==> flow/design.v <==
module CORDIC_tanInv_sqrt(
    output [15:0] X0,   
    output [15:0] Y0,   
    output [15:0] Z0,   
    input  [15:0] Xin,
    input  [15:0] Yin,
    input  [15:0] Zin,   
    input  clk
);
    wire signed [15:0] x_reg [15:0];
    wire signed [15:0] y_reg [15:0];
    wire signed [15:0] z_reg [15:0];
    wire [15:0] x_reg_sh [15:0];
    wire [15:0] y_reg_sh [15:0];
    wire [15:0] sum_x [15:0];
    wire [15:0] sum_y [15:0];
    wire [15:0] sum_z [15:0];
    wire [15:0] y_co;
    wire [15:0] alpha[15:0];
    assign alpha[0]  = 16'h1921;
    assign alpha[1]  = 16'h0ed6;
    assign alpha[2]  = 16'h07d6;
    assign alpha[3]  = 16'h03fa;
    assign alpha[4]  = 16'h01ff;
    assign alpha[5]  = 16'h00ff;
    assign alpha[6]  = 16'h007f;
    assign alpha[7]  = 16'h003f;
    assign alpha[8]  = 16'h001f;
    assign alpha[9]  = 16'h000f;
    assign alpha[10] = 16'h0007;
    assign alpha[11] = 16'h0003;
    assign alpha[12] = 16'h0001;
    assign alpha[13] = 16'h0001;
    assign alpha[14] = 16'h0001;
    assign alpha[15] = 16'h0000;
    Register rx0(x_reg[0], Xin, clk);
    Register ry0(y_reg[0], Yin, clk);
    Register rz0(z_reg[0], Zin, clk);
    assign x_reg_sh[0] = x_reg[0] >>> 0;
    assign y_reg_sh[0] = y_reg[0] >>> 0;
    not n0(y_co[0], y_reg[0][15]);   
    adder_sub ax0(sum_x[0], , x_reg[0], y_reg_sh[0], y_reg[0][15]);
    adder_sub ay0(sum_y[0], , y_reg[0], x_reg_sh[0], y_co[0]);
    adder_sub az0(sum_z[0], , z_reg[0], alpha[0], y_reg[0][15]);
    genvar i;
    generate
        for (i=1; i<16; i=i+1) begin : vectoring_stages
            Register rx(x_reg[i], sum_x[i-1], clk);
            Register ry(y_reg[i], sum_y[i-1], clk);
            Register rz(z_reg[i], sum_z[i-1], clk);
            assign x_reg_sh[i] = x_reg[i] >>> i;
            assign y_reg_sh[i] = y_reg[i] >>> i;
            not yn(y_co[i], y_reg[i][15]);
            adder_sub ax(sum_x[i], , x_reg[i], y_reg_sh[i], y_reg[i][15]);
            adder_sub ay(sum_y[i], , y_reg[i], x_reg_sh[i], y_co[i]);
            adder_sub az(sum_z[i], , z_reg[i], alpha[i], y_reg[i][15]);
        end
    endgenerate
    Register rx16(X0, sum_x[15], clk);
    Register ry16(Y0, sum_y[15], clk);
    Register rz16(Z0, sum_z[15], clk);
endmodule
module adder_sub(
    output signed [15:0] sum,
    output               carry,     
    input  signed [15:0] in1,
    input  signed [15:0] in2,
    input                cin        
);
    assign carry = 0;   
    assign sum = cin ? (in1 - in2) : (in1 + in2);
endmodule
module Register(
    output reg [15:0] q,
    input      [15:0] d,
    input             clk
);
    always @(posedge clk) begin
        q <= d;
    end
endmodule
### From RTL to reports: CORDIC_tanInv_sqrt

What the tools print for CORDIC_tanInv_sqrt, step after step.
Line numbers count from 1 in the design file above.
Operators carry their Yosys type and port widths (W data, S select, Z words).
Library cell names are shortened.
A cell with -- has no value.

| set-up | value |
|---|---|
| top | CORDIC_tanInv_sqrt |
| clock port | clk |
| cell library | sky130hd |
| timing corner | tt_025C_1v80 |

### Word-level counts

Source: Yosys, flattened and elaborated. Widths are those after wreduce; folded enables and synchronous resets count as part of the registers. Registers that Yosys merges into a memory's read port (data or address) are not register bits. Print and check cells do not count. Equal cells are merged and count once.

| operators by class | value |
|---|---|
| add/subtract/negate cells | 93 |
| muxes and demuxes | 47 |

Operators with widths:

| operator | number |
|---|---|
| $mux W16 | 47 |
| $add A16 B2 Y16 const B | 3 |
| $sub A16 B2 Y16 const B | 3 |
| $add A16 B1 Y16 | 2 |
| $sub A16 B1 Y16 | 2 |
| $add A16 B10 Y16 | 2 |
| $sub A16 B10 Y16 | 2 |
| $add A16 B11 Y16 | 2 |
| $sub A16 B11 Y16 | 2 |
| $add A16 B12 Y16 | 2 |
| $sub A16 B12 Y16 | 2 |
| $add A16 B13 Y16 | 2 |
| $sub A16 B13 Y16 | 2 |
| $add A16 B14 Y16 | 2 |
| $sub A16 B14 Y16 | 2 |
| $add A16 B15 Y16 | 2 |
| $sub A16 B15 Y16 | 2 |
| $sub A16 B16 Y16 | 2 |
| $add A16 B2 Y16 | 2 |
| $sub A16 B2 Y16 | 2 |
| $add A16 B3 Y16 | 2 |
| $sub A16 B3 Y16 | 2 |
| $add A16 B4 Y16 | 2 |
| $sub A16 B4 Y16 | 2 |
| $add A16 B5 Y16 | 2 |
| $sub A16 B5 Y16 | 2 |
| $add A16 B6 Y16 | 2 |
| $sub A16 B6 Y16 | 2 |

Other operator kinds: 31; their cells: 37.

| bit counts | value |
|---|---|
| bits in registers | 816 |
| input port bits | 49 |
| output and inout port bits | 48 |
| elaborated cells | 191 |

### Longest topological paths

Yosys ltp: most cells in a row. Word level: on the elaborated netlist, between registers, memories and ports. Mapped: between sequential cells and ports; inverters and the memories' decode and read muxes count.

| depth | value |
|---|---|
| depth in word-level cells | 2 |
| ABC_AREA | 0 |
| mapped depth | 16 |
| depth with buffers taken out | 16 |

### Mapped cells and area

The flow's flattened synthesis, as Yosys stat reports it; memories are mapped. The netlist is that of the ABC_AREA named above (0 if unset); the other value can give another one.
The area totals of this step are shown rounded.

Cells by type:

| cell | number | total area (sq um) |
|---|---|---|
| dfxtp_1 | 815 | 1.63E+04 |
| ha_1 | 775 | 9696.8 |
| xnor2_1 | 527 | 4.62E+03 |
| a21oi_1 | 589 | 2.95E+03 |
| xor2_1 | 246 | 2.15E+03 |
| a21o_1 | 226 | 1.7E+03 |
| nor2_1 | 437 | 1.64E+03 |
| o21ai_0 | 301 | 1.51E+03 |
| inv_1 | 330 | 1.24E+03 |
| nand2_1 | 271 | 1.02E+03 |
| fa_1 | 48 | 960.922 |
| o21a_1 | 121 | 908.371 |
| nand2b_1 | 102 | 638.112 |
| nor3_1 | 108 | 540.518 |
| nor2b_1 | 75 | 469.2 |
| o21bai_1 | 59 | 442.925 |
| nand3_1 | 78 | 390.374 |
| a31oi_1 | 57 | 356.592 |

Not listed: further types 62, cells in them 631.

| mapped netlist | value |
|---|---|
| cell count | 5796 |
| chip area (Yosys) | 52200 sq um |
| area of sequential cells | 16300 sq um |
| flip-flops | 815 |
| buffer cells | 66 |

By module: a second synthesis without flattening, with its own total; a netlist apart from the flattened one above.

| unflattened totals | value |
|---|---|
| cells (unflattened synthesis) | 7458 |
| area total of the unflattened synthesis | 64400 sq um |

Rows give one instance, submodules left out.

By module:

| module | times used | cells | area (sq um) | seq. area (sq um) |
|---|---|---|---|---|
| adder_sub | 48 | 138 | 1000 | 0.0 |
| Register | 51 | 16 | 320 | 320 |
| CORDIC_tanInv_sqrt | 1 | 18 | 67.6 | 0.0 |

### Worst setup path after synthesis

Source: OpenSTA report_checks on the synthesized netlist (no wires, ideal clock, input and output delay 20% of the period each), path of least setup slack; recovery checks are left aside. Register names are those of the netlist, which keeps one name where synthesis merged equal registers.

| timing after synthesis | value |
|---|---|
| kind | reg2reg |
| start point | register vectoring_stages[14].ry.q[15] |
| end point | register vectoring_stages[15].ry.q[12] |
| period | 7000 ps |
| setup time | 72 ps |
| time at the first pin | 0 ps |
| arrival | 3515 ps |
| data required time | 6928 ps |
| slack | 3413 ps |
| path delay | 3587 ps |
| stages on the path | 12 |
| path buffers | 0 |
| period reached after synthesis | 3587 ps |

"path delay" is the arrival time less input delay plus setup time.
"stages on the path" counts driving pins, that of a launching flip-flop among them; a cell with two outputs on the path counts twice.
"period reached after synthesis" = period - worst setup slack (recovery checks aside). The figure is calculated, with input and output delays left at 20% of the set period.
Between the ends stands the longest chain of elaborated cells between them, by number of cells; it is not shown to be the way that was timed. Of several equally long chains one is given.
A line is the first line of the expression or statement that the cell stems from. Yosys adds cells for indexed reads and writes and turns some case tables into memories.

| on the way, after synthesis | value |
|---|---|
| cell sequence | dfxtp_1 > inv_1 > o21ai_0 > ha_1 > a21o_1 > a21oi_1 > o21bai_1 > o311ai_0 > a21boi_0 > o21a_1 > nor2_1 > xnor2_1 |
| cells in the longest elaborated chain | 1 |
| elaborated cells on any way between the ends | 1 |
| source lines of those cells | 1 |
| classes of those cells | mux (1) |

RTL lines, path after synthesis:

| element | line | RTL |
|---|---|---|
| start, declared | 74 | `output reg [15:0] q,` |
| start, assigned | 79 | `q <= d;` |
| $mux W16 | 71 | `assign sum = cin ? (in1 - in2) : (in1 + in2);` |
| end, assigned | 79 |  |
| end, declared | 74 |  |

### Worst path after layout

Path of least setup slack in the final report of run 1 (OpenROAD, finished layout, wires in). Where an end is a register, its clock arrival counts in the times.
The report prints the path's times to 10 ps; the period is as set.

| timing post-layout | value |
|---|---|
| kind | reg2reg |
| start point | register vectoring_stages[3].ry.q[15] |
| end point | register vectoring_stages[4].ry.q[15] |
| period | 5490 ps |
| setup time | 110 ps |
| time at the first pin | 700 ps |
| arrival | 4400 ps |
| data required time | 6040 ps |
| slack | 1640 ps |
| stages on the path | 13 |
| path buffers | 0 |

Between the ends stands the longest chain of elaborated cells between them, by number of cells; it is not shown to be the way that was timed. Of several equally long chains one is given.

| on the way, post-layout | value |
|---|---|
| cell sequence | dfxtp_1 > inv_1 > o21ai_0 > xnor2_1 > ha_1 > a21oi_1 > o21ai_0 > a31o_2 > a21oi_1 > o21ai_0 > o31ai_1 > mux2i_1 > nand3_1 |
| cells in the longest elaborated chain | 2 |
| elaborated cells on any way between the ends | 3 |
| source lines of those cells | 1 |
| classes of those cells | add/sub (2); mux (1) |

RTL lines, path post-layout:

| element | line | RTL |
|---|---|---|
| start, declared | 74 | `output reg [15:0] q,` |
| start, assigned | 79 | `q <= d;` |
| $sub A16 B13 Y16 | 71 | `assign sum = cin ? (in1 - in2) : (in1 + in2);` |
| $mux W16 | 71 |  |
| end, assigned | 79 |  |
| end, declared | 74 |  |

--- measured runs ---
Measured data: module CORDIC_tanInv_sqrt, platform sky130hd, 2 stored runs of the flow under differing settings, order arbitrary. Input and output delays are each 20% of the period that was set; the output load is 0.01 pF.
"critical path time" means the part of the period allowed to the worst setup path (the constraints hold back 20% at inputs and 20% at outputs) less its slack; where the path has registers, the arrival times of their clocks count too.
"critical path time" is given in steps of 10 ps.
Values from the reports are rounded here.
A setting shown as - is not set for that run.
A result given as - is not shown for that run.

| item | run 1 | run 2 |
|---|---|---|
| CELL_PAD_IN_SITES_GLOBAL_PLACEMENT | 0 | - |
| CORE_UTILIZATION | 45 | 70 |
| GPL_ROUTABILITY_DRIVEN | 1 | 0 |
| GPL_TIMING_DRIVEN | 1 | - |
| HOLD_SLACK_MARGIN | 0.26 | - |
| MIN_ROUTING_LAYER | met2 | met1 |
| SETUP_SLACK_MARGIN | 0.8 | -0.38 |
| TNS_END_PERCENT | 30 | - |
| period_ns | 5.49 | 6.02 |
| CAP_MARGIN | 20 | 20 |
| CORE_MARGIN | 2 | 2 |
| SLEW_MARGIN | 20 | 20 |
| ABC_AREA | - | 0 |
| CELL_PAD_IN_SITES_DETAIL_PLACEMENT | - | 2 |
| CORE_ASPECT_RATIO | - | 0.55 |
| CTS_CLUSTER_DIAMETER | - | 50 |
| PLACE_DENSITY_LB_ADDON | - | 0.26 |
| critical path time (ps) | 3850 | - |
| worst setup path type | reg2reg | - |
| mapped cell area after synthesis (sq um) | 52200 | - |
| final design utilization (%) | 51.0 | - |
| lowest hold slack (ps) | 325 | - |
| area of the die (sq um) | 119000 | - |
| setup slack of the worst path (ps) | 1640 | - |
| standard-cell area of the final layout (sq um) | 58500 | - |
| post-route setup TNS (ps) | 0 | - |

Run 2: stopped before the end: placement reported a tool error
--- end ---
